==> flow/design.v <==
module ALUb
	(output reg [7:0] Result,
	output reg [3:0] NZVC,  
	input wire [7:0] A, B,
	input wire [2:0] ALU_Sel);
	always @ (*)
		begin
			case (ALU_Sel)
				3'b000: begin		 
							{NZVC[0], Result} = A + B; 		 
							NZVC[3] = Result[7];			 
							if (Result==0)
								NZVC[2] = 1;				 
							else
								NZVC[2] = 0;
							if (A[7]==0 && B[7]==0 && Result[7]==1) 		 
								NZVC[1] = 1;
							else if (A[7]==1 && B[7]==1 && Result[7]==0)
								NZVC[1] = 1;
							else
								NZVC[1] = 0;
						end
				3'b001: begin		 
							{NZVC[0], Result} = A + 1;
							NZVC[3] = Result[7];
							if (Result==0)
								NZVC[2] = 1;
							else
								NZVC[2] = 0;
							if (A[7]==0 && Result[7]==1) 
								NZVC[1] = 1;
							else
								NZVC[1] = 0;
						end	
				3'b010: begin		 
							{NZVC[0], Result} = A - B;
							NZVC[3] = Result[7];
							if (Result==0)
								NZVC[2] = 1;
							else
								NZVC[2] = 0;
							if (A[7]==0 && B[7]==1 && Result[7]==1) 
								NZVC[1] = 1;
							else if (A[7]==1 && B[7]==0 && Result[7]==0)
								NZVC[1] = 1;
							else 
								NZVC[1] = 0;
						end
				3'b011: begin		 
							{NZVC[0], Result} = A - 1;
							NZVC[3] = Result[7];
							if (Result==0)
								NZVC[2] = 1;
							else
								NZVC[2] = 0;
							if (A[7]==1 && Result[7]==0) 
								NZVC[1] = 1;
							else 
								NZVC[1] = 0;          
						end	
				3'b100: begin			 
							Result = A & B;
							NZVC[3] = Result[7];
							if (Result==0)
								NZVC[2] = 1;
							else
								NZVC[2] = 0;
							NZVC[1] = 0;
							NZVC[0] = 0;
						end
				3'b101: begin		 
							Result = A | B;
							NZVC[3] = Result[7];
							if (Result==0)
								NZVC[2] = 1;
							else
								NZVC[2] = 0;
							NZVC[1] = 0;
							NZVC[0] = 0;
						end
				3'b110: begin		 
							Result = A ^ B;
							NZVC[3] = Result[7];
							if (Result==0)
								NZVC[2] = 1;
							else
								NZVC[2] = 0;
							NZVC[1] = 0;
							NZVC[0] = 0;
						end
				3'b111: begin		 
							Result = ~A;
							NZVC[3] = Result[7];
							if (Result==0)
								NZVC[2] = 1;
							else
								NZVC[2] = 0;
							NZVC[1] = 0;
							NZVC[0] = 0;
						end	
				default: begin
							Result = 8'hXX;
							NZVC = 4'hX; 
						end
				endcase	
		end	
endmodule
module data_path 
	(output reg [7:0] address,
	output reg [7:0] to_memory,
	output reg [7:0] IR_out,
	output reg [3:0] CCR_Result, 
	input wire [7:0] from_memory,
	input wire [2:0] ALU_Sel,
	input wire [1:0] Bus1_Sel, Bus2_Sel,
	input wire IR_Load, MAR_Load, PC_Load, A_Load, B_Load, CCR_Load, PC_Inc,
	input wire Clk, Reset);
	wire [3:0] NZVC;
	reg [7:0] IR;
	reg [7:0] Bus1, Bus2;
	reg [7:0] PC, MAR, A, B;
	wire [7:0] ALU_Result;
	always @ (Bus1_Sel, PC, A, B) 
	begin: MUX_BUS1
		case (Bus1_Sel)
			2'b00 : Bus1 = PC;
			2'b01 : Bus1 = A;
			2'b10 : Bus1 = B; 
			default : Bus1 = 8'h00;
		endcase 
	end
	always @ (Bus2_Sel, ALU_Result, Bus1, from_memory) 
	begin: MUX_BUS2
		case (Bus2_Sel)
			2'b00 : Bus2 = ALU_Result;
			2'b01 : Bus2 = Bus1;
			2'b10 : Bus2 = from_memory; 
			default : Bus2 = 8'h00;
		endcase 
	end	
	always @ (Bus1, MAR) 
	begin
		to_memory = Bus1;
		address = MAR; 
	end
	always @ (posedge Clk or negedge Reset)
	begin: INSTRUCTION_REGISTER
		if (!Reset) begin
			IR <= 8'h00;
			IR_out <= 8'h00;  
		end else begin
			if (IR_Load) begin
				IR <= Bus2;
				IR_out <= Bus2;
			end
		end
	end
	always @ (posedge Clk or negedge Reset)
	begin: MEMORY_ADDRESS_REGISTER
		if (!Reset)
			MAR <= 8'h00;
		else
			if (MAR_Load)
				MAR <= Bus2;
	end
	always @ (posedge Clk or negedge Reset)
	begin: PROGRAM_COUNTER
		if (!Reset)
			PC <= 8'h00;
		else
			if (PC_Load)
				PC <= Bus2;
			else if (PC_Inc)
				PC <= MAR + 1;
	end
	always @ (posedge Clk or negedge Reset)  
	begin: A_REGISTER
		if (!Reset)
			A <= 8'h00;
		else
			if (A_Load)
				A <= Bus2;
	end
	always @ (posedge Clk or negedge Reset)  
	begin: B_REGISTER
		if (!Reset)
			B <= 8'h00;
		else
			if (B_Load)
				B <= Bus2;
	end
	ALUb alu(.A(A), .B(B), .ALU_Sel(ALU_Sel), .NZVC(NZVC), .Result(ALU_Result));  
	always @ (posedge Clk or negedge Reset)  
	begin: CONDITION_CODE_REGISTER
		if (!Reset)
			CCR_Result <= 4'h0;
		else
			if (CCR_Load)
				CCR_Result <= NZVC;
	end
endmodule
module control_unit 
	(output reg IR_Load, 
	 output reg MAR_Load, 
	 output reg PC_Load, PC_Inc, 
	 output reg A_Load, B_Load,
	 output reg CCR_Load,
	 output reg [2:0] ALU_Sel,
	 output reg [1:0] Bus1_Sel, Bus2_Sel,
	 output reg write, 
	 input wire [7:0] IR, 
	 input wire [3:0] CCR_Result,
     input wire Clk, Reset);
  	reg [7:0] current_state, next_state;
  	parameter S0_FETCH = 0,   
              S1_FETCH = 1,
              S2_FETCH = 2,
              S3_DECODE = 3,  
              S4_LDA_IMM = 4,  
              S5_LDA_IMM = 5,
              S6_LDA_IMM = 6,
              S4_LDA_DIR = 7,  
              S5_LDA_DIR = 8,
              S6_LDA_DIR = 9,
              S7_LDA_DIR = 10,
              S8_LDA_DIR = 11,
			  S4_STA_DIR = 12,  
			  S5_STA_DIR = 13, 
			  S6_STA_DIR = 14, 
			  S7_STA_DIR = 15, 
			  S4_LDB_IMM = 16,  
			  S5_LDB_IMM = 17,
			  S6_LDB_IMM = 18,
			  S4_LDB_DIR = 19,  
			  S5_LDB_DIR = 20,
			  S6_LDB_DIR = 21,
			  S7_LDB_DIR = 22,
			  S8_LDB_DIR = 23,
			  S4_STB_DIR = 24,  
			  S5_STB_DIR = 25,
			  S6_STB_DIR = 26,
			  S7_STB_DIR = 27,
			  S4_BRA = 28,  
			  S5_BRA = 29,
			  S6_BRA = 30,
			  S4_BEQ = 31,  
			  S5_BEQ = 32,
			  S6_BEQ = 33,
			  S7_BEQ = 34,  
			  S4_BNE = 35,  
			  S5_BNE = 36,
			  S6_BNE = 37,
			  S7_BNE = 38,  
			  S4_BMI = 39,  
			  S5_BMI = 40,
			  S6_BMI = 41, 
			  S7_BMI = 42,  
			  S4_BPL = 43,  
			  S5_BPL = 44,
			  S6_BPL = 45,
			  S7_BPL = 46,  
			  S4_BVS = 47,  
			  S5_BVS = 48,
			  S6_BVS = 49,
			  S7_BVS = 50,  
			  S4_BVC = 51,  
			  S5_BVC = 52, 
			  S6_BVC = 53,
			  S7_BVC = 54,  
			  S4_BCS = 55,  
			  S5_BCS = 56,
			  S6_BCS = 57,
			  S7_BCS = 58,  
			  S4_BCC = 59,  
			  S5_BCC = 60,
			  S6_BCC = 61,
			  S7_BCC = 62,  
			  S4_ADD_AB = 63,  
			  S4_SUB_AB = 64,  
			  S4_AND_AB = 65,  
			  S4_OR_AB = 66,  
 			  S4_INCA = 67,  
			  S4_INCB = 68,  
			  S4_DECA = 69,  
			  S4_DECB = 70,  
			  S4_XORAB = 71,  
			  S4_NOTA = 72,  
			  S4_NOTB = 73,  
			  S4_ADDAB_LDB = 74,  
			  S8_BSKIP = 75;  
			  parameter LDA_IMM = 8'h86;  
			  parameter LDA_DIR = 8'h87;  
			  parameter LDB_IMM = 8'h88;  
			  parameter LDB_DIR = 8'h89;  
			  parameter STA_DIR = 8'h96;  
			  parameter STB_DIR = 8'h97;  
			  parameter ADD_AB = 8'h42;  
			  parameter SUB_AB = 8'h43;  
			  parameter AND_AB = 8'h44;  
			  parameter OR_AB = 8'h45;  
			  parameter INCA = 8'h46;  
			  parameter INCB = 8'h47;  
			  parameter DECA = 8'h48;  
			  parameter DECB = 8'h49;  
			  parameter XOR_AB = 8'h4A;  
			  parameter NOTA = 8'h4B;  
			  parameter NOTB = 8'h4C;  
			  parameter ADDAB_LDB = 8'h4D;  
			  parameter BRA = 8'h20;  
			  parameter BMI = 8'h21;  
			  parameter BPL = 8'h22;  
			  parameter BEQ = 8'h23;  
			  parameter BNE = 8'h24;  
			  parameter BVS = 8'h25;  
			  parameter BVC = 8'h26;  
			  parameter BCS = 8'h27;  
			  parameter BCC = 8'h28;  
  	always @ (posedge Clk or negedge Reset)
  		begin: STATE_MEMORY
  			if (!Reset)
  				current_state <= S0_FETCH;
  			else
  				current_state <= next_state;
  		end
  	always @ (*)
  		begin: NEXT_STATE_LOGIC
  			case (current_state)
  				S0_FETCH : next_state = S1_FETCH;
  				S1_FETCH : next_state = S2_FETCH;
  				S2_FETCH : next_state = S3_DECODE;
  				S3_DECODE : if (IR == LDA_IMM) next_state = S4_LDA_IMM;
  							 else if (IR == LDA_DIR) next_state = S4_LDA_DIR;
  							 else if (IR == STA_DIR) next_state = S4_STA_DIR;
							 else if (IR == LDB_IMM) next_state = S4_LDB_IMM;
							 else if (IR == LDB_DIR) next_state = S4_LDB_DIR;
							 else if (IR == STA_DIR) next_state = S4_STA_DIR;
							 else if (IR == STB_DIR) next_state = S4_STB_DIR;
							 else if (IR == ADD_AB) next_state = S4_ADD_AB;
							 else if (IR == ADDAB_LDB) next_state = S4_ADDAB_LDB;
							 else if (IR == SUB_AB) next_state = S4_SUB_AB;
							 else if (IR == AND_AB) next_state = S4_AND_AB;
							 else if (IR == OR_AB) next_state = S4_OR_AB;
							 else if (IR == INCA) next_state = S4_INCA;
							 else if (IR == INCB) next_state = S4_INCB;
							 else if (IR == DECA) next_state = S4_DECA;
							 else if (IR == DECB) next_state = S4_DECB;
							 else if (IR == XOR_AB) next_state = S4_XORAB;
							 else if (IR == NOTA) next_state = S4_NOTA;
							 else if (IR == NOTB) next_state = S4_NOTB;
							 else if (IR == BRA) next_state = S4_BRA;
							 else if (IR == BMI) 
								begin
									if (CCR_Result[3] == 1)
										next_state = S4_BMI;
									else
										next_state = S7_BMI;
								end
							 else if (IR == BPL) 
								begin
									if (CCR_Result[3] == 0)
										next_state = S4_BPL;
									else
										next_state = S7_BPL;
								end
							 else if (IR == BEQ) 
							 	begin
									if (CCR_Result[2] == 1)
										next_state = S4_BEQ;
									else
										next_state = S7_BEQ;
								end
							 else if (IR == BNE) 
							 	begin
									if (CCR_Result[2] == 0)
										next_state = S4_BNE;
									else
										next_state = S7_BNE;
								end
							 else if (IR == BVS) 
							 	begin
									if (CCR_Result[1] == 1)
										next_state = S4_BVS;
									else
										next_state = S7_BVS;
								end
							 else if (IR == BVC) 
							 	begin
									if (CCR_Result[1] == 0)
										next_state = S4_BVC;
									else
										next_state = S7_BVC;
								end
							 else if (IR == BCS) 
							 	begin
									if (CCR_Result[0] == 1)
										next_state = S4_BCS;
									else
										next_state = S7_BCS;
								end
							 else if (IR == BCC) 
							 	begin
									if (CCR_Result[0] == 0)
										next_state = S4_BCC;
									else
										next_state = S7_BCC;
								end
							 else next_state = S3_DECODE;  
  				S4_LDA_IMM : next_state = S5_LDA_IMM;  
  				S5_LDA_IMM : next_state = S6_LDA_IMM;
				S6_LDA_IMM : next_state = S0_FETCH;
				S4_LDA_DIR : next_state = S5_LDA_DIR;
				S5_LDA_DIR : next_state = S6_LDA_DIR;
				S6_LDA_DIR : next_state = S7_LDA_DIR;
				S7_LDA_DIR : next_state = S8_LDA_DIR;
				S8_LDA_DIR : next_state = S0_FETCH;
				S4_STA_DIR : next_state = S5_STA_DIR;
				S5_STA_DIR : next_state = S6_STA_DIR;
				S6_STA_DIR : next_state = S7_STA_DIR;
				S7_STA_DIR : next_state = S0_FETCH;
				S4_LDB_IMM : next_state = S5_LDB_IMM;
				S5_LDB_IMM : next_state = S6_LDB_IMM;
				S6_LDB_IMM : next_state = S0_FETCH;
				S4_LDB_DIR : next_state = S5_LDB_DIR;
				S5_LDB_DIR : next_state = S6_LDB_DIR;
				S6_LDB_DIR : next_state = S7_LDB_DIR;
				S7_LDB_DIR : next_state = S8_LDB_DIR;
				S8_LDB_DIR : next_state = S0_FETCH;
				S4_STB_DIR : next_state = S5_STB_DIR;
				S5_STB_DIR : next_state = S6_STB_DIR;
				S6_STB_DIR : next_state = S7_STB_DIR;
				S7_STB_DIR : next_state = S0_FETCH;
				S4_BRA : next_state = S5_BRA;
				S5_BRA : next_state = S6_BRA;
				S6_BRA : next_state = S0_FETCH;
			  	S4_BEQ : next_state = S5_BEQ;
				S5_BEQ : next_state = S6_BEQ;
				S6_BEQ : next_state = S0_FETCH;
				S7_BEQ : next_state = S8_BSKIP;
				S4_BNE : next_state = S5_BNE;
				S5_BNE : next_state = S6_BNE;
				S6_BNE : next_state = S0_FETCH;
				S7_BNE : next_state = S8_BSKIP;
				S4_BMI : next_state = S5_BMI;
				S5_BMI : next_state = S6_BMI;
				S6_BMI : next_state = S0_FETCH;
				S7_BMI : next_state = S8_BSKIP;
				S4_BPL : next_state = S5_BPL;
				S5_BPL : next_state = S6_BPL;
				S6_BPL : next_state = S0_FETCH;
				S7_BPL : next_state = S8_BSKIP;
				S4_BVS : next_state = S5_BVS;
				S5_BVS : next_state = S6_BVS;
				S6_BVS : next_state = S0_FETCH;
				S7_BVS : next_state = S8_BSKIP;
				S4_BVC : next_state = S5_BVC;
				S5_BVC : next_state = S6_BVC;
				S6_BVC : next_state = S0_FETCH;
				S7_BVC : next_state = S8_BSKIP;
				S4_BCS : next_state = S5_BCS;
				S5_BCS : next_state = S6_BCS;
				S6_BCS : next_state = S0_FETCH;
				S7_BCS : next_state = S8_BSKIP;
				S4_BCC : next_state = S5_BCC;
				S5_BCC : next_state = S6_BCC;
				S6_BCC : next_state = S0_FETCH;
				S7_BCC : next_state = S8_BSKIP;
				S8_BSKIP : next_state = S0_FETCH;
				S4_ADD_AB : next_state = S0_FETCH;
				S4_SUB_AB : next_state = S0_FETCH;
				S4_AND_AB : next_state = S0_FETCH;
				S4_OR_AB : next_state = S0_FETCH;
				S4_INCA : next_state = S0_FETCH;
  				default  : next_state = S0_FETCH;
  			endcase
  		end
  		always @ (*)
  			begin: OUTPUT_LOGIC
  				case (current_state)
  					S0_FETCH : 
  						begin  
  							IR_Load = 0;
							MAR_Load = 1;
							PC_Load = 0;
							PC_Inc = 0;
 							A_Load = 0;
							B_Load = 0;
 							ALU_Sel = 3'b000;
 							CCR_Load = 0;
 							Bus1_Sel = 2'b00;  
  							Bus2_Sel = 2'b01;  
 							write = 0;
						end
					S1_FETCH : 
  						begin  
  							IR_Load = 0;
							MAR_Load = 0;
							PC_Load = 0;
							PC_Inc = 1;
 							A_Load = 0;
							B_Load = 0;
 							ALU_Sel = 3'b000;
 							CCR_Load = 0;
 							Bus1_Sel = 2'b00;  
  							Bus2_Sel = 2'b01;  
 							write = 0;
						end
					S2_FETCH :
						begin  
							IR_Load = 1;
							MAR_Load = 0;
							PC_Load = 0;
							PC_Inc = 0;
 							A_Load = 0;
							B_Load = 0;
 							ALU_Sel = 3'b000;
 							CCR_Load = 0;
 							Bus1_Sel = 2'b00;  
  							Bus2_Sel = 2'b10;  
 							write = 0;
						end
					S3_DECODE : 
  						begin  
  							IR_Load = 0;
							MAR_Load = 0;
							PC_Load = 0;
							PC_Inc = 0;
 							A_Load = 0;
							B_Load = 0;
 							ALU_Sel = 3'b000;
 							CCR_Load = 0;
 							Bus1_Sel = 2'b00;  
  							Bus2_Sel = 2'b01;  
 							write = 0;
						end
					S4_LDA_IMM : 
  						begin  
  							IR_Load = 0;
							MAR_Load = 1;
							PC_Load = 0;
							PC_Inc = 0;
 							A_Load = 0;
							B_Load = 0;
 							ALU_Sel = 3'b000;
 							CCR_Load = 0;
 							Bus1_Sel = 2'b00;  
  							Bus2_Sel = 2'b01;  
 							write = 0;
						end
					S5_LDA_IMM : 
  						begin  
  							IR_Load = 0;
							MAR_Load = 0;
							PC_Load = 0;
							PC_Inc = 1;
 							A_Load = 0;
							B_Load = 0;
 							ALU_Sel = 3'b000;
 							CCR_Load = 0;
 							Bus1_Sel = 2'b00;  
  							Bus2_Sel = 2'b10;  
 							write = 0;
						end
					S6_LDA_IMM : 
  						begin  
  							IR_Load = 0;
							MAR_Load = 0;
							PC_Load = 0;
							PC_Inc = 0;
 							A_Load = 1;
							B_Load = 0;
 							ALU_Sel = 3'b000;
 							CCR_Load = 0;
 							Bus1_Sel = 2'b00;  
  							Bus2_Sel = 2'b10;  
 							write = 0;
						end
					S4_LDA_DIR : 
  						begin  
  							IR_Load = 0;
							MAR_Load = 1;
							PC_Load = 0;
							PC_Inc = 0;
 							A_Load = 0;
							B_Load = 0;
 							ALU_Sel = 3'b000;
 							CCR_Load = 0;
 							Bus1_Sel = 2'b00;  
  							Bus2_Sel = 2'b01;  
 							write = 0;
						end
					S5_LDA_DIR : 
  						begin  
  							IR_Load = 0;
							MAR_Load = 0;
							PC_Load = 0;
							PC_Inc = 1;
 							A_Load = 0;
							B_Load = 0;
 							ALU_Sel = 3'b000;
 							CCR_Load = 0;
 							Bus1_Sel = 2'b00;  
  							Bus2_Sel = 2'b10;  
 							write = 0;
						end
					S6_LDA_DIR : 
  						begin  
  							IR_Load = 0;
							MAR_Load = 1;
							PC_Load = 0;
							PC_Inc = 0;
 							A_Load = 0;
							B_Load = 0;
 							ALU_Sel = 3'b000;
 							CCR_Load = 0;
 							Bus1_Sel = 2'b00;  
  							Bus2_Sel = 2'b10;  
 							write = 0;
						end
					S7_LDA_DIR :
						begin  
  							IR_Load = 0;
							MAR_Load = 0;
							PC_Load = 0;
							PC_Inc = 0;
 							A_Load = 0;
							B_Load = 0;
 							ALU_Sel = 3'b000;
 							CCR_Load = 0;
 							Bus1_Sel = 2'b00;  
  							Bus2_Sel = 2'b10;  
 							write = 0;
						end
					S8_LDA_DIR :
						begin  
  							IR_Load = 0;
							MAR_Load = 0;
							PC_Load = 0;
							PC_Inc = 0;
 							A_Load = 1;
							B_Load = 0;
 							ALU_Sel = 3'b000;
 							CCR_Load = 0;
 							Bus1_Sel = 2'b00;  
  							Bus2_Sel = 2'b10;  
 							write = 0;
						end
					S4_LDB_IMM : 
  						begin  
  							IR_Load = 0;
							MAR_Load = 1;
							PC_Load = 0;
							PC_Inc = 0;
 							A_Load = 0;
							B_Load = 0;
 							ALU_Sel = 3'b000;
 							CCR_Load = 0;
 							Bus1_Sel = 2'b00;  
  							Bus2_Sel = 2'b01;  
 							write = 0;
						end
					S5_LDB_IMM : 
  						begin  
  							IR_Load = 0;
							MAR_Load = 0;
							PC_Load = 0;
							PC_Inc = 1;
 							A_Load = 0;
							B_Load = 0;
 							ALU_Sel = 3'b000;
 							CCR_Load = 0;
 							Bus1_Sel = 2'b00;  
  							Bus2_Sel = 2'b10;  
 							write = 0;
						end
					S6_LDB_IMM : 
  						begin  
  							IR_Load = 0;
							MAR_Load = 0;
							PC_Load = 0;
							PC_Inc = 0;
 							A_Load = 0;
							B_Load = 1;
 							ALU_Sel = 3'b000;
 							CCR_Load = 0;
 							Bus1_Sel = 2'b00;  
  							Bus2_Sel = 2'b10;  
 							write = 0;
						end
					S4_LDB_DIR : 
  						begin  
  							IR_Load = 0;
							MAR_Load = 1;
							PC_Load = 0;
							PC_Inc = 0;
 							A_Load = 0;
							B_Load = 0;
 							ALU_Sel = 3'b000;
 							CCR_Load = 0;
 							Bus1_Sel = 2'b00;  
  							Bus2_Sel = 2'b01;  
 							write = 0;
						end
					S5_LDB_DIR : 
  						begin  
  							IR_Load = 0;
							MAR_Load = 0;
							PC_Load = 0;
							PC_Inc = 1;
 							A_Load = 0;
							B_Load = 0;
 							ALU_Sel = 3'b000;
 							CCR_Load = 0;
 							Bus1_Sel = 2'b00;  
  							Bus2_Sel = 2'b10;  
 							write = 0;
						end
					S6_LDB_DIR : 
  						begin  
  							IR_Load = 0;
							MAR_Load = 1;
							PC_Load = 0;
							PC_Inc = 0;
 							A_Load = 0;
							B_Load = 0;
 							ALU_Sel = 3'b000;
 							CCR_Load = 0;
 							Bus1_Sel = 2'b00;  
  							Bus2_Sel = 2'b10;  
 							write = 0;
						end
					S7_LDB_DIR : 
  						begin  
  							IR_Load = 0;
							MAR_Load = 0;
							PC_Load = 0;
							PC_Inc = 0;
 							A_Load = 0;
							B_Load = 0;
 							ALU_Sel = 3'b000;
 							CCR_Load = 0;
 							Bus1_Sel = 2'b00;  
  							Bus2_Sel = 2'b10;  
 							write = 0;
						end
					S8_LDB_DIR :
						begin  
  							IR_Load = 0;
							MAR_Load = 0;
							PC_Load = 0;
							PC_Inc = 0;
 							A_Load = 0;
							B_Load = 1;
 							ALU_Sel = 3'b000;
 							CCR_Load = 0;
 							Bus1_Sel = 2'b00;  
  							Bus2_Sel = 2'b10;  
 							write = 0;
						end
					S4_STA_DIR : 
  						begin  
  							IR_Load = 0;
							MAR_Load = 1;
							PC_Load = 0;
							PC_Inc = 0;
 							A_Load = 0;
							B_Load = 0;
 							ALU_Sel = 3'b000;
 							CCR_Load = 0;
 							Bus1_Sel = 2'b00;  
  							Bus2_Sel = 2'b01;  
 							write = 0;
						end
					S5_STA_DIR : 
  						begin  
  							IR_Load = 0;
							MAR_Load = 0;
							PC_Load = 0;
							PC_Inc = 1;
 							A_Load = 0;
							B_Load = 0;
 							ALU_Sel = 3'b000;
 							CCR_Load = 0;
 							Bus1_Sel = 2'b00;  
  							Bus2_Sel = 2'b10;  
 							write = 0;
						end
					S6_STA_DIR : 
  						begin  
  							IR_Load = 0;
							MAR_Load = 1;
							PC_Load = 0;
							PC_Inc = 0;
 							A_Load = 0;
							B_Load = 0;
 							ALU_Sel = 3'b000;
 							CCR_Load = 0;
 							Bus1_Sel = 2'b00;  
  							Bus2_Sel = 2'b10;  
 							write = 0;
						end
					S7_STA_DIR : 
  						begin  
  							IR_Load = 0;
							MAR_Load = 0;
							PC_Load = 0;
							PC_Inc = 0;
 							A_Load = 0;
							B_Load = 0;
 							ALU_Sel = 3'b000;
 							CCR_Load = 0;
 							Bus1_Sel = 2'b01;  
  							Bus2_Sel = 2'b00;  
 							write = 1;
						end
					S4_STB_DIR : 
  						begin  
  							IR_Load = 0;
							MAR_Load = 1;
							PC_Load = 0;
							PC_Inc = 0;
 							A_Load = 0;
							B_Load = 0;
 							ALU_Sel = 3'b000;
 							CCR_Load = 0;
 							Bus1_Sel = 2'b00;  
  							Bus2_Sel = 2'b01;  
 							write = 0;
						end
					S5_STB_DIR : 
  						begin  
  							IR_Load = 0;
							MAR_Load = 0;
							PC_Load = 0;
							PC_Inc = 1;
 							A_Load = 0;
							B_Load = 0;
 							ALU_Sel = 3'b000;
 							CCR_Load = 0;
 							Bus1_Sel = 2'b00;  
  							Bus2_Sel = 2'b10;  
 							write = 0;
						end
					S6_STB_DIR : 
  						begin  
  							IR_Load = 0;
							MAR_Load = 1;
							PC_Load = 0;
							PC_Inc = 0;
 							A_Load = 0;
							B_Load = 0;
 							ALU_Sel = 3'b000;
 							CCR_Load = 0;
 							Bus1_Sel = 2'b00;  
  							Bus2_Sel = 2'b10;  
 							write = 0;
						end
					S7_STB_DIR : 
  						begin  
  							IR_Load = 0;
							MAR_Load = 0;
							PC_Load = 0;
							PC_Inc = 0;
 							A_Load = 0;
							B_Load = 0;
 							ALU_Sel = 3'b000;
 							CCR_Load = 0;
 							Bus1_Sel = 2'b10;  
  							Bus2_Sel = 2'b00;  
 							write = 1;
						end
					S4_ADD_AB : 
  						begin  
  							IR_Load = 0;
							MAR_Load = 0;
							PC_Load = 0;
							PC_Inc = 0;
 							A_Load = 1;
							B_Load = 0;
 							ALU_Sel = 3'b000;
 							CCR_Load = 1;
 							Bus1_Sel = 2'b01;  
  							Bus2_Sel = 2'b00;  
 							write = 0;
						end
					S4_SUB_AB :
						begin  
							IR_Load = 0;
							MAR_Load = 0;
							PC_Load = 0;
							PC_Inc = 0;
 							A_Load = 1;
							B_Load = 0;
 							ALU_Sel = 3'b010;
 							CCR_Load = 1;
 							Bus1_Sel = 2'b01;  
  							Bus2_Sel = 2'b00;  
 							write = 0;
						end
					S4_AND_AB :
						begin  
							IR_Load = 0;
							MAR_Load = 0;
							PC_Load = 0;
							PC_Inc = 0;
 							A_Load = 1;
							B_Load = 0;
 							ALU_Sel = 3'b100;
 							CCR_Load = 1;
 							Bus1_Sel = 2'b01;  
  							Bus2_Sel = 2'b00;  
 							write = 0;
						end
					S4_OR_AB :
						begin  
							IR_Load = 0;
							MAR_Load = 0;
							PC_Load = 0;
							PC_Inc = 0;
 							A_Load = 1;
							B_Load = 0;
 							ALU_Sel = 3'b101;
 							CCR_Load = 1;
 							Bus1_Sel = 2'b01;  
  							Bus2_Sel = 2'b00;  
 							write = 0;
						end
					S4_INCA :
						begin  
							IR_Load = 0;
							MAR_Load = 0;
							PC_Load = 0;
							PC_Inc = 0;
 							A_Load = 1;
							B_Load = 0;
 							ALU_Sel = 3'b001;
 							CCR_Load = 1;
 							Bus1_Sel = 2'b01;  
  							Bus2_Sel = 2'b00;  
 							write = 0;
						end
					S4_DECA :
						begin  
							IR_Load = 0;
							MAR_Load = 0;
							PC_Load = 0;
							PC_Inc = 0;
 							A_Load = 1;
							B_Load = 0;
 							ALU_Sel = 3'b011;
 							CCR_Load = 1;
 							Bus1_Sel = 2'b01;  
  							Bus2_Sel = 2'b00;  
 							write = 0;
						end
					S4_XORAB :
						begin  
							IR_Load = 0;
							MAR_Load = 0;
							PC_Load = 0;
							PC_Inc = 0;
 							A_Load = 1;
							B_Load = 0;
 							ALU_Sel = 3'b110;
 							CCR_Load = 1;
 							Bus1_Sel = 2'b01;  
  							Bus2_Sel = 2'b00;  
 							write = 0;
						end
					S4_NOTA :
						begin  
							IR_Load = 0;
							MAR_Load = 0;
							PC_Load = 0;
							PC_Inc = 0;
 							A_Load = 1;
							B_Load = 0;
 							ALU_Sel = 3'b111;
 							CCR_Load = 1;
 							Bus1_Sel = 2'b01;  
  							Bus2_Sel = 2'b00;  
 							write = 0;
						end
					S4_ADDAB_LDB :
						begin  
							IR_Load = 0;
							MAR_Load = 0;
							PC_Load = 0;
							PC_Inc = 0;
 							A_Load = 0;
							B_Load = 1;
 							ALU_Sel = 3'b000;
 							CCR_Load = 1;
 							Bus1_Sel = 2'b01;  
  							Bus2_Sel = 2'b00;  
 							write = 0;
						end
					S4_INCB :
						begin  
							IR_Load = 0;
							MAR_Load = 0;
							PC_Load = 0;
							PC_Inc = 0;
							A_Load = 0;
							B_Load = 1;
							ALU_Sel = 3'b001;
							CCR_Load = 1;
							Bus1_Sel = 2'b10;  
							Bus2_Sel = 2'b00;  
							write = 0;
						end
					S4_DECB :
						begin  
							IR_Load = 0;
							MAR_Load = 0;
							PC_Load = 0;
							PC_Inc = 0;
							A_Load = 0;
							B_Load = 1;
							ALU_Sel = 3'b011;
							CCR_Load = 1;
							Bus1_Sel = 2'b10;  
							Bus2_Sel = 2'b00;  
							write = 0;
						end
					S4_NOTB :
						begin  
							IR_Load = 0;
							MAR_Load = 0;
							PC_Load = 0;
							PC_Inc = 0;
							A_Load = 0;
							B_Load = 1;
							ALU_Sel = 3'b111;
							CCR_Load = 1;
							Bus1_Sel = 2'b10;  
							Bus2_Sel = 2'b00;  
							write = 0;
						end
					S4_BRA :
						begin  
							IR_Load = 0;
							MAR_Load = 1;
							PC_Load = 0;
							PC_Inc = 0;
							A_Load = 0;
							B_Load = 0;
							ALU_Sel = 3'b000;
							CCR_Load = 0;
							Bus1_Sel = 2'b00;  
							Bus2_Sel = 2'b01;  
							write = 0;
						end
					S5_BRA :
						begin  
							IR_Load = 0;
							MAR_Load = 0;
							PC_Load = 0;
							PC_Inc = 0;
							A_Load = 0;
							B_Load = 0;
							ALU_Sel = 3'b000;
							CCR_Load = 0;
							Bus1_Sel = 2'b00;  
							Bus2_Sel = 2'b10;  
							write = 0;
						end
					S6_BRA :
						begin  
							IR_Load = 0;
							MAR_Load = 0;
							PC_Load = 1;
							PC_Inc = 0;
							A_Load = 0;
							B_Load = 0;
							ALU_Sel = 3'b000;
							CCR_Load = 0;
							Bus1_Sel = 2'b00;  
							Bus2_Sel = 2'b10;  
							write = 0;
						end
					S4_BMI :
						begin  
							IR_Load = 0;
							MAR_Load = 1;
							PC_Load = 0;
							PC_Inc = 0;
							A_Load = 0;
							B_Load = 0;
							ALU_Sel = 3'b000;
							CCR_Load = 0;
							Bus1_Sel = 2'b00;  
							Bus2_Sel = 2'b01;  
							write = 0;
						end
					S5_BMI :
						begin  
							IR_Load = 0;
							MAR_Load = 0;
							PC_Load = 0;
							PC_Inc = 0;
							A_Load = 0;
							B_Load = 0;
							ALU_Sel = 3'b000;
							CCR_Load = 0;
							Bus1_Sel = 2'b00;  
							Bus2_Sel = 2'b10;  
							write = 0;
						end
					S6_BMI :
						begin  
							IR_Load = 0;
							MAR_Load = 0;
							PC_Load = 1;
							PC_Inc = 0;
							A_Load = 0;
							B_Load = 0;
							ALU_Sel = 3'b000;
							CCR_Load = 0;
							Bus1_Sel = 2'b00;  
							Bus2_Sel = 2'b10;  
							write = 0;
						end
					S7_BMI :
						begin  
							IR_Load = 0;
							MAR_Load = 1;
							PC_Load = 0;
							PC_Inc = 0;
							A_Load = 0;
							B_Load = 0;
							ALU_Sel = 3'b000;
							CCR_Load = 0;
							Bus1_Sel = 2'b00;  
							Bus2_Sel = 2'b01;  
							write = 0;
						end
					S4_BPL :
						begin  
							IR_Load = 0;
							MAR_Load = 1;
							PC_Load = 0;
							PC_Inc = 0;
							A_Load = 0;
							B_Load = 0;
							ALU_Sel = 3'b000;
							CCR_Load = 0;
							Bus1_Sel = 2'b00;  
							Bus2_Sel = 2'b01;  
							write = 0;
						end
					S5_BPL :
						begin  
							IR_Load = 0;
							MAR_Load = 0;
							PC_Load = 0;
							PC_Inc = 0;
							A_Load = 0;
							B_Load = 0;
							ALU_Sel = 3'b000;
							CCR_Load = 0;
							Bus1_Sel = 2'b00;  
							Bus2_Sel = 2'b10;  
							write = 0;
						end
					S6_BPL :
						begin  
							IR_Load = 0;
							MAR_Load = 0;
							PC_Load = 1;
							PC_Inc = 0;
							A_Load = 0;
							B_Load = 0;
							ALU_Sel = 3'b000;
							CCR_Load = 0;
							Bus1_Sel = 2'b00;  
							Bus2_Sel = 2'b10;  
							write = 0;
						end
					S7_BPL :
						begin  
							IR_Load = 0;
							MAR_Load = 1;
							PC_Load = 0;
							PC_Inc = 0;
							A_Load = 0;
							B_Load = 0;
							ALU_Sel = 3'b000;
							CCR_Load = 0;
							Bus1_Sel = 2'b00;  
							Bus2_Sel = 2'b01;  
							write = 0;
						end
					S4_BEQ :
						begin  
							IR_Load = 0;
							MAR_Load = 1;
							PC_Load = 0;
							PC_Inc = 0;
							A_Load = 0;
							B_Load = 0;
							ALU_Sel = 3'b000;
							CCR_Load = 0;
							Bus1_Sel = 2'b00;  
							Bus2_Sel = 2'b01;  
							write = 0;
						end
					S5_BEQ :
						begin  
							IR_Load = 0;
							MAR_Load = 0;
							PC_Load = 0;
							PC_Inc = 0;
							A_Load = 0;
							B_Load = 0;
							ALU_Sel = 3'b000;
							CCR_Load = 0;
							Bus1_Sel = 2'b00;  
							Bus2_Sel = 2'b10;  
							write = 0;
						end
					S6_BEQ :
						begin  
							IR_Load = 0;
							MAR_Load = 0;
							PC_Load = 1;
							PC_Inc = 0;
							A_Load = 0;
							B_Load = 0;
							ALU_Sel = 3'b000;
							CCR_Load = 0;
							Bus1_Sel = 2'b00;  
							Bus2_Sel = 2'b10;  
							write = 0;
						end
					S7_BEQ :
						begin  
							IR_Load = 0;
							MAR_Load = 1;
							PC_Load = 0;
							PC_Inc = 0;
							A_Load = 0;
							B_Load = 0;
							ALU_Sel = 3'b000;
							CCR_Load = 0;
							Bus1_Sel = 2'b00;  
							Bus2_Sel = 2'b01;  
							write = 0;
						end
					S4_BNE :
						begin  
							IR_Load = 0;
							MAR_Load = 1;
							PC_Load = 0;
							PC_Inc = 0;
							A_Load = 0;
							B_Load = 0;
							ALU_Sel = 3'b000;
							CCR_Load = 0;
							Bus1_Sel = 2'b00;  
							Bus2_Sel = 2'b01;  
							write = 0;
						end
					S5_BNE :
						begin  
							IR_Load = 0;
							MAR_Load = 0;
							PC_Load = 0;
							PC_Inc = 0;
							A_Load = 0;
							B_Load = 0;
							ALU_Sel = 3'b000;
							CCR_Load = 0;
							Bus1_Sel = 2'b00;  
							Bus2_Sel = 2'b10;  
							write = 0;
						end
					S6_BNE :
						begin  
							IR_Load = 0;
							MAR_Load = 0;
							PC_Load = 1;
							PC_Inc = 0;
							A_Load = 0;
							B_Load = 0;
							ALU_Sel = 3'b000;
							CCR_Load = 0;
							Bus1_Sel = 2'b00;  
							Bus2_Sel = 2'b10;  
							write = 0;
						end
					S7_BNE :
						begin  
							IR_Load = 0;
							MAR_Load = 1;
							PC_Load = 0;
							PC_Inc = 0;
							A_Load = 0;
							B_Load = 0;
							ALU_Sel = 3'b000;
							CCR_Load = 0;
							Bus1_Sel = 2'b00;  
							Bus2_Sel = 2'b01;  
							write = 0;
						end
					S4_BVS :
						begin  
							IR_Load = 0;
							MAR_Load = 1;
							PC_Load = 0;
							PC_Inc = 0;
							A_Load = 0;
							B_Load = 0;
							ALU_Sel = 3'b000;
							CCR_Load = 0;
							Bus1_Sel = 2'b00;  
							Bus2_Sel = 2'b01;  
							write = 0;
						end
					S5_BVS :
						begin  
							IR_Load = 0;
							MAR_Load = 0;
							PC_Load = 0;
							PC_Inc = 0;
							A_Load = 0;
							B_Load = 0;
							ALU_Sel = 3'b000;
							CCR_Load = 0;
							Bus1_Sel = 2'b00;  
							Bus2_Sel = 2'b10;  
							write = 0;
						end
					S6_BVS :
						begin  
							IR_Load = 0;
							MAR_Load = 0;
							PC_Load = 1;
							PC_Inc = 0;
							A_Load = 0;
							B_Load = 0;
							ALU_Sel = 3'b000;
							CCR_Load = 0;
							Bus1_Sel = 2'b00;  
							Bus2_Sel = 2'b10;  
							write = 0;
						end
					S7_BVS :
						begin  
							IR_Load = 0;
							MAR_Load = 1;
							PC_Load = 0;
							PC_Inc = 0;
							A_Load = 0;
							B_Load = 0;
							ALU_Sel = 3'b000;
							CCR_Load = 0;
							Bus1_Sel = 2'b00;  
							Bus2_Sel = 2'b01;  
							write = 0;
						end
					S4_BVC :
						begin  
							IR_Load = 0;
							MAR_Load = 1;
							PC_Load = 0;
							PC_Inc = 0;
							A_Load = 0;
							B_Load = 0;
							ALU_Sel = 3'b000;
							CCR_Load = 0;
							Bus1_Sel = 2'b00;  
							Bus2_Sel = 2'b01;  
							write = 0;
						end
					S5_BVC :
						begin  
							IR_Load = 0;
							MAR_Load = 0;
							PC_Load = 0;
							PC_Inc = 0;
							A_Load = 0;
							B_Load = 0;
							ALU_Sel = 3'b000;
							CCR_Load = 0;
							Bus1_Sel = 2'b00;  
							Bus2_Sel = 2'b10;  
							write = 0;
						end
					S6_BVC :
						begin  
							IR_Load = 0;
							MAR_Load = 0;
							PC_Load = 1;
							PC_Inc = 0;
							A_Load = 0;
							B_Load = 0;
							ALU_Sel = 3'b000;
							CCR_Load = 0;
							Bus1_Sel = 2'b00;  
							Bus2_Sel = 2'b10;  
							write = 0;
						end
					S7_BVC :
						begin  
							IR_Load = 0;
							MAR_Load = 1;
							PC_Load = 0;
							PC_Inc = 0;
							A_Load = 0;
							B_Load = 0;
							ALU_Sel = 3'b000;
							CCR_Load = 0;
							Bus1_Sel = 2'b00;  
							Bus2_Sel = 2'b01;  
							write = 0;
						end
					S4_BCS :
						begin  
							IR_Load = 0;
							MAR_Load = 1;
							PC_Load = 0;
							PC_Inc = 0;
							A_Load = 0;
							B_Load = 0;
							ALU_Sel = 3'b000;
							CCR_Load = 0;
							Bus1_Sel = 2'b00;  
							Bus2_Sel = 2'b01;  
							write = 0;
						end
					S5_BCS :
						begin  
							IR_Load = 0;
							MAR_Load = 0;
							PC_Load = 0;
							PC_Inc = 0;
							A_Load = 0;
							B_Load = 0;
							ALU_Sel = 3'b000;
							CCR_Load = 0;
							Bus1_Sel = 2'b00;  
							Bus2_Sel = 2'b10;  
							write = 0;
						end
					S6_BCS :
						begin  
							IR_Load = 0;
							MAR_Load = 0;
							PC_Load = 1;
							PC_Inc = 0;
							A_Load = 0;
							B_Load = 0;
							ALU_Sel = 3'b000;
							CCR_Load = 0;
							Bus1_Sel = 2'b00;  
							Bus2_Sel = 2'b10;  
							write = 0;
						end
					S7_BCS :
						begin  
							IR_Load = 0;
							MAR_Load = 1;
							PC_Load = 0;
							PC_Inc = 0;
							A_Load = 0;
							B_Load = 0;
							ALU_Sel = 3'b000;
							CCR_Load = 0;
							Bus1_Sel = 2'b00;  
							Bus2_Sel = 2'b01;  
							write = 0;
						end
					S4_BCC :
						begin  
							IR_Load = 0;
							MAR_Load = 1;
							PC_Load = 0;
							PC_Inc = 0;
							A_Load = 0;
							B_Load = 0;
							ALU_Sel = 3'b000;
							CCR_Load = 0;
							Bus1_Sel = 2'b00;  
							Bus2_Sel = 2'b01;  
							write = 0;
						end
					S5_BCC :
						begin  
							IR_Load = 0;
							MAR_Load = 0;
							PC_Load = 0;
							PC_Inc = 0;
							A_Load = 0;
							B_Load = 0;
							ALU_Sel = 3'b000;
							CCR_Load = 0;
							Bus1_Sel = 2'b00;  
							Bus2_Sel = 2'b10;  
							write = 0;
						end
					S6_BCC :
						begin  
							IR_Load = 0;
							MAR_Load = 0;
							PC_Load = 1;
							PC_Inc = 0;
							A_Load = 0;
							B_Load = 0;
							ALU_Sel = 3'b000;
							CCR_Load = 0;
							Bus1_Sel = 2'b00;  
							Bus2_Sel = 2'b10;  
							write = 0;
						end
					S7_BCC :
						begin  
							IR_Load = 0;
							MAR_Load = 1;
							PC_Load = 0;
							PC_Inc = 0;
							A_Load = 0;
							B_Load = 0;
							ALU_Sel = 3'b000;
							CCR_Load = 0;
							Bus1_Sel = 2'b00;  
							Bus2_Sel = 2'b01;  
							write = 0;
						end
					S8_BSKIP :
						begin  
							IR_Load = 0;
							MAR_Load = 0;
							PC_Load = 0;
							PC_Inc = 1;
							A_Load = 0;
							B_Load = 0;
							ALU_Sel = 3'b000;
							CCR_Load = 0;
							Bus1_Sel = 2'b00;  
							Bus2_Sel = 2'b10;  
							write = 0;
						end
					default : 
						begin
							IR_Load = 0;
							MAR_Load = 0;
							PC_Load = 0;
							PC_Inc = 0;
							A_Load = 0;
							B_Load = 0;
							ALU_Sel = 3'b000;
							CCR_Load = 0;
							Bus1_Sel = 2'b00;  
							Bus2_Sel = 2'b00;  
							write = 0;
						end
  				endcase
  			end
endmodule
module cpu 
	(output wire [7:0] address,
	 output wire [7:0] to_memory,
	 output wire write,
	 input wire [7:0] from_memory, 
     input wire clk, reset);
        wire IR_Load;
    wire MAR_Load;
    wire PC_Load;
    wire PC_Inc;
    wire A_Load;
    wire B_Load;
    wire CCR_Load;
    wire[2:0] ALU_Sel;
    wire[1:0] Bus1_Sel, Bus2_Sel;
    wire[7:0] IR;
    wire[3:0] CCR_Result;
	control_unit ctrl_un0 (
        .IR_Load(IR_Load),
        .MAR_Load(MAR_Load),
        .PC_Load(PC_Load),
        .PC_Inc(PC_Inc),
        .A_Load(A_Load),
        .B_Load(B_Load),
        .CCR_Load(CCR_Load),
        .ALU_Sel(ALU_Sel),
        .Bus1_Sel(Bus1_Sel),
        .Bus2_Sel(Bus2_Sel),
        .write(write),
        .IR(IR),
        .CCR_Result(CCR_Result),
        .Clk(clk),
        .Reset(reset)
	);
	data_path dt_pht0 (
		.address(address),
        .to_memory(to_memory),
        .IR_out(IR),
        .CCR_Result(CCR_Result),
        .from_memory(from_memory),
        .ALU_Sel(ALU_Sel),
        .Bus1_Sel(Bus1_Sel),
        .Bus2_Sel(Bus2_Sel),
        .IR_Load(IR_Load),
        .MAR_Load(MAR_Load),
        .PC_Load(PC_Load),
        .PC_Inc(PC_Inc),
        .A_Load(A_Load),
        .B_Load(B_Load),
        .CCR_Load(CCR_Load),
        .Clk(clk),
        .Reset(reset)
	);
endmodule
Subject: tool reports on cpu

Hi,

-- Step by step through the tools: cpu
Module cpu before and after one edit of its RTL, step after step.
"original" refers to lines of the RTL above, "edited" to lines of the edited file.
"difference": "edited" minus "original" as printed here. "relative change": 100 x difference / "original".
Operators carry their Yosys type and port widths (W data, S select, Z words).
Library cell names are shortened.
Not given: n/a
- top module: cpu
- clock: clk
- library: sky130hd
- timing corner: tt_025C_1v80

-- Edit of the RTL
Unified diff, file above to edited file.
This change comes from a script, not from a designer. The edited design behaves differently; no optimisation was intended.
begin of diff
@@ -1560,8 +1560,12 @@
 module cpu 
 	(output wire [7:0] address,
-	 output wire [7:0] to_memory,
+	 output wire [7:0] to_memory_out,
 	 output wire write,
 	 input wire [7:0] from_memory, 
      input wire clk, reset);
+        wire [7:0] to_memory;
+        reg [7:0] to_memory_q;
+        always @(posedge clk) to_memory_q <= to_memory;
+        assign to_memory_out = to_memory_q;
         wire IR_Load;
     wire MAR_Load;
end of diff

-- After elaboration
Counts by Yosys on the flattened word-level netlist (proc, flatten, opt, wreduce; memories kept). Register bits leave out memories and registers merged into their read ports (data or address). Print and check cells are left out. Cells with the same type and inputs are merged into one.
Yosys's memory passes give these memory sizes; they may raise the number of words (mostly to a power of two), join words into wider ones and drop unused or constant bits.
- operators by class (element ; original ; edited ; difference ; relative change (%)):
    mux-type cells ; 60 ; 60 ; 0 ; 0.00
    bitwise operators ; 9 ; 9 ; 0 ; 0.00
    add/subtract/negate cells ; 5 ; 5 ; 0 ; 0.00
    divide/modulo/power cells ; 0 ; 0 ; 0 ; n/a
    $lt $le $gt $ge ; 0 ; 0 ; 0 ; n/a
    multiply operators ; 0 ; 0 ; 0 ; n/a
    shift operators ; 0 ; 0 ; 0 ; n/a
    reductions and logical operators ; 25 ; 25 ; 0 ; 0.00
    eq/ne operators ; 85 ; 85 ; 0 ; 0.00
Operator kinds equal on both sides are left out: 42.
- storage and ports (element ; original ; edited ; difference ; relative change (%)):
    bits in latches ; 0 ; 0 ; 0 ; n/a
    output and inout port bits ; 17 ; 17 ; 0 ; 0.00
    memory bits (read-only) ; 1920 ; 1920 ; 0 ; 0.00
    register bits after elaboration ; 52 ; 60 ; +8 ; +15.38
    word-level cells ; 192 ; 193 ; +1 ; +0.52
    memories kept ; 1 ; 1 ; 0 ; 0.00
    word width x clocked read ports ; 0 ; 0 ; 0 ; n/a
    bits in writable memories ; 0 ; 0 ; 0 ; n/a
- memories (element ; original ; edited):
    shape (words x width / read and write ports) ; 128x15 r1 w0 ; 128x15 r1 w0

-- Longest topological paths
Yosys ltp: most cells in a row. Word level: on the elaborated netlist, between registers, memories and ports. Mapped: between sequential cells and ports; inverters and the memories' decode and read muxes count.
- logic depth (element ; original ; edited ; difference ; relative change (%)):
    depth in word-level cells ; 29 ; 29 ; 0 ; 0.00
    ABC_AREA ; 0 ; 0 ; n/a ; n/a
    mapped depth ; 12 ; 13 ; +1 ; +8.33

-- After synthesis
Yosys stat after the flow's synthesis: flattened, memories mapped to cells. It holds for the ABC_AREA given above (unset counts as 0); a run with the other value may have another netlist.
- cell types (type ; original ; edited ; difference ; relative change (%)):
    a21oi_1 ; 67 ; 51 ; -16 ; -23.88
    nor3_1 ; 33 ; 20 ; -13 ; -39.39
    a31oi_1 ; 18 ; 8 ; -10 ; -55.56
    mux2i_1 ; 6 ; 15 ; +9 ; +150.00
    inv_1 ; 32 ; 40 ; +8 ; +25.00
    o31ai_1 ; 10 ; 2 ; -8 ; -80.00
    dfxtp_1 ; 0 ; 8 ; +8 ; n/a
    clkbuf_1 ; 36 ; 29 ; -7 ; -19.44
    o21ai_1 ; 11 ; 4 ; -7 ; -63.64
    nand2b_1 ; 12 ; 6 ; -6 ; -50.00
    a211oi_1 ; 9 ; 3 ; -6 ; -66.67
    a221o_1 ; 9 ; 3 ; -6 ; -66.67
    nor3b_1 ; 8 ; 2 ; -6 ; -75.00
    mux2_4 ; 5 ; 0 ; -5 ; -100.00
    o21ai_0 ; 48 ; 52 ; +4 ; +8.33
    o211ai_1 ; 12 ; 8 ; -4 ; -33.33
    a22oi_1 ; 5 ; 9 ; +4 ; +80.00
    a41oi_1 ; 1 ; 5 ; +4 ; +400.00
Cell types equal on both sides are left out: 19.
The list need not be complete.
- mapped netlist (element ; original ; edited ; difference ; relative change (%)):
    sequential part of the area (mm²) ; 0.0012762 ; 0.0014364 ; +0.0001602 ; +12.55
    buffer cells ; 57 ; 49 ; -8 ; -14.04
    synthesis area (mm²) ; 0.0061847 ; 0.0061359 ; -0.0000488 ; -0.79
    flip-flop cells ; 51 ; 59 ; +8 ; +15.69
    standard cells after synthesis ; 816 ; 769 ; -47 ; -5.76
By module: a second synthesis without flattening, with its own total; a netlist apart from the flattened one above.
- unflattened totals (element ; original ; edited ; difference ; relative change (%)):
    cells (unflattened synthesis) ; 788 ; 796 ; +8 ; +1.02
    area (unflattened synthesis) (mm²) ; 0.0059332 ; 0.0060933 ; +0.0001601 ; +2.70
Each row is one instance without its submodules.
- by module, original (module ; instances ; area (mm²) ; cells):
    data_path ; 1 ; 0.0020757 ; 210
    ALUb ; 1 ; 0.0019832 ; 271
    control_unit ; 1 ; 0.0018743 ; 307
    cpu ; 1 ; 0 ; 0
- by module, edited (module ; instances ; area (mm²) ; cells):
    data_path ; 1 ; 0.0020757 ; 210
    ALUb ; 1 ; 0.0019832 ; 271
    control_unit ; 1 ; 0.0018743 ; 307
    cpu ; 1 ; 0.0001602 ; 8

-- Timing after synthesis
Path of least setup slack by OpenSTA after synthesis, without wires, with an ideal clock, recovery checks aside; 20% of the period is set as input and as output delay. Where synthesis merged equal registers, the netlist keeps one of their names.
- timing path post-synthesis (element ; original ; edited ; difference ; relative change (%)):
    kind ; register to output ; register to output ; n/a ; n/a
    from ; register ctrl_un0.current_state[1] ; register ctrl_un0.current_state[3] ; n/a ; n/a
    to ; output to_memory[2] ; output write ; n/a ; n/a
    arrival time (ns) ; 2.117 ; 1.588 ; -0.529 ; -24.99
    slack (ns) ; 4.283 ; 4.812 ; +0.529 ; n/a
    stages on the path ; 10 ; 7 ; -3 ; -30.00
    data required time (ns) ; 6.400 ; 6.400 ; 0.000 ; 0.00
    clock period (ns) ; 8.0 ; 8.0 ; 0.0 ; 0.00
    path delay (ns) ; 2.117 ; 1.588 ; -0.529 ; -24.99
    output delay (ns) ; 1.600 ; 1.600 ; 0.000 ; 0.00
    buffers on the path ; 2 ; 4 ; +2 ; +100.00
    synthesis period reached (ns) ; 3.717 ; 3.188 ; -0.529 ; -14.23
"path delay" is the arrival time less input delay plus setup time.
A path that ends at an output port has no setup time.
"stages on the path": output pins that drive a net of the path, with the launching flip-flop's if there is one; two outputs of one cell count as two.
"synthesis period reached" is the clock period less the worst setup slack; recovery checks do not enter. This is arithmetic on one report: input and output delays are still those of the set period (20% each).
Between the ends stands the longest chain of elaborated cells between them, by number of cells; it is not shown to be the way that was timed. Of several equally long chains one is given.
A line is the first line of the expression or statement that the cell stems from. Yosys adds cells for indexed reads and writes and turns some case tables into memories.
The chain passes a memory read, where the word-level depth is cut; so it can be longer than that depth.
Between the ends, post-synthesis, original:
- cells stage by stage: dfrtp_1 ha_1 buf_2 nand2b_1 or4_1 and2_1 clkbuf_2 a21oi_1 a2bb2oi_1 inv_1
- noted length of the longest elaborated chain: 4
- RTL lines, path post-synthesis, original (element ; RTL line ; source):
    start: declaration ; 214 ; reg [7:0] current_state, next_state;
    start: assignment ; 321 ; current_state <= S0_FETCH;
    start: assignment ; 323 ; current_state <= next_state;
    $mem_v2 Z128 W15 ; 478 ; case (current_state)
    $mux W15 ; 478 ;
    $eq A2 B2 Y1 ; 125 ; case (Bus1_Sel)
    $pmux W8 S3 ; 125 ;
    end: declaration ; 1562 ; output wire [7:0] to_memory,
Between the ends, post-synthesis, edited:
- cells stage by stage: dfrtp_1 buf_6 buf_4 buf_2 clkbuf_1 nand2_1 nor3_1
- noted length of the longest elaborated chain: 2
- RTL lines, path post-synthesis, edited (element ; RTL line ; source):
    start: declaration ; 214 ; reg [7:0] current_state, next_state;
    start: assignment ; 321 ; current_state <= S0_FETCH;
    start: assignment ; 323 ; current_state <= next_state;
    $mem_v2 Z128 W15 ; 478 ; case (current_state)
    $mux W15 ; 478 ;
    end: declaration ; 1563 ; output wire write,

-- Path in the finished layout
Path of least setup slack in the final report of the runs of set A (OpenROAD, finished layout, wires in). Where an end is a register, its clock arrival counts in the times.
- timing path post-layout (element ; original ; edited ; difference ; relative change (%)):
    kind ; register to output ; register to output ; n/a ; n/a
    from ; register ctrl_un0.current_state[1] ; register ctrl_un0.current_state[1] ; n/a ; n/a
    to ; output to_memory[2] ; output write ; n/a ; n/a
    arrival time (ns) ; 3.82 ; 2.40 ; -1.42 ; -37.17
    slack (ns) ; 2.58 ; 4.00 ; +1.42 ; n/a
    stages on the path ; 9 ; 5 ; -4 ; -44.44
    clock period (ns) ; 8.0 ; 8.0 ; 0.0 ; 0.00
    output delay (ns) ; 1.60 ; 1.60 ; 0.00 ; 0.00
    data required time (ns) ; 6.40 ; 6.40 ; 0.00 ; 0.00
    buffers on the path ; 1 ; 1 ; 0 ; 0.00
Between the ends stands the longest chain of elaborated cells between them, by number of cells; it is not shown to be the way that was timed. Of several equally long chains one is given.
The chain passes a memory read, where the word-level depth is cut; so it can be longer than that depth.
Between the ends, post-layout, original:
- cells stage by stage: dfrtp_1 ha_1 nand2b_1 or4_1 and2_1 a21oi_1 a2bb2oi_1 inv_1 clkdlybuf4s50_1
- noted length of the longest elaborated chain: 4
- RTL lines, path post-layout, original (element ; RTL line ; source):
    start: declaration ; 214 ; reg [7:0] current_state, next_state;
    start: assignment ; 321 ; current_state <= S0_FETCH;
    start: assignment ; 323 ; current_state <= next_state;
    $mem_v2 Z128 W15 ; 478 ; case (current_state)
    $mux W15 ; 478 ;
    $eq A2 B2 Y1 ; 125 ; case (Bus1_Sel)
    $pmux W8 S3 ; 125 ;
    end: declaration ; 1562 ; output wire [7:0] to_memory,
Between the ends, post-layout, edited:
- cells stage by stage: dfrtp_1 ha_1 inv_1 nor3_1 clkdlybuf4s50_1
- noted length of the longest elaborated chain: 2
- RTL lines, path post-layout, edited (element ; RTL line ; source):
    start: declaration ; 214 ; reg [7:0] current_state, next_state;
    start: assignment ; 321 ; current_state <= S0_FETCH;
    start: assignment ; 323 ; current_state <= next_state;
    $mem_v2 Z128 W15 ; 478 ; case (current_state)
    $mux W15 ; 478 ;
    end: declaration ; 1563 ; output wire write,

-- Layout results
Both versions went through the flow (Yosys, OpenROAD) with the same settings in each pair. Constraints: input delay and output delay 20% of the set period each, output load 0.01 pF.
Flow settings, set A:
- noted period_ns: 8.0
- noted CAP_MARGIN: 20
- noted CORE_MARGIN: 2
- CORE_UTILIZATION at 40
- noted SLEW_MARGIN: 20
- final reports, set A (element ; original ; edited ; difference ; relative change (%)):
    final utilization ; 0.435 ; 0.444 ; +0.009 ; n/a
    standard-cell area after routing (mm²) ; 0.0065876 ; 0.0067002 ; +0.0001126 ; +1.71
    setup TNS (ns) ; 0.000 ; 0.000 ; 0.000 ; n/a
    worst setup slack after layout (ns) ; 2.582 ; 4.001 ; +1.419 ; n/a
    achieved clock period (ns) ; 5.418 ; 3.999 ; -1.419 ; -26.19
    final worst hold slack (ns) ; 0.552 ; 0.545 ; -0.007 ; n/a
    netlist area reported by Yosys (mm²) ; 0.0061847 ; 0.0061359 ; -0.0000488 ; -0.79
    overall die area (mm²) ; 0.0164724 ; 0.0163469 ; -0.0001255 ; -0.76
Flow settings, set B:
- noted ABC_AREA: 1
- noted CELL_PAD_IN_SITES_DETAIL_PLACEMENT: 1
- CORE_UTILIZATION at 53
- CTS_CLUSTER_DIAMETER: 113
- CTS_CLUSTER_SIZE at 72
- GPL_TIMING_DRIVEN: 0
- HOLD_SLACK_MARGIN at 0.2
- MIN_ROUTING_LAYER: met1
- PLACE_DENSITY_LB_ADDON: 0.06
- SETUP_SLACK_MARGIN: 0.01
- noted period_ns: 6.65
- noted CAP_MARGIN: 20
- noted CORE_MARGIN: 2
- noted SLEW_MARGIN: 20
- final reports, set B (element ; original ; edited ; difference ; relative change (%)):
    final utilization ; 0.591 ; 0.599 ; +0.008 ; n/a
    power consumption (mW) ; 3.253 ; 3.730 ; +0.477 ; +14.66
    standard-cell area after routing (mm²) ; 0.0064374 ; 0.0064337 ; -0.0000037 ; -0.06
    setup TNS (ns) ; 0.000 ; 0.000 ; 0.000 ; n/a
    worst setup slack after layout (ns) ; 2.116 ; 2.952 ; +0.836 ; n/a
    achieved clock period (ns) ; 4.534 ; 3.698 ; -0.836 ; -18.44
    final worst hold slack (ns) ; 0.506 ; 0.510 ; +0.004 ; n/a
    netlist area reported by Yosys (mm²) ; 0.0059232 ; 0.0057668 ; -0.0001564 ; -2.64
    overall die area (mm²) ; 0.0120374 ; 0.0117311 ; -0.0003063 ; -2.54
"achieved clock period" means the clock period less the worst setup slack. The figure is calculated, with input and output delays left at 20% of the set period.
"power consumption" is the tool's figure for a default switching activity; nothing was simulated.

Regards
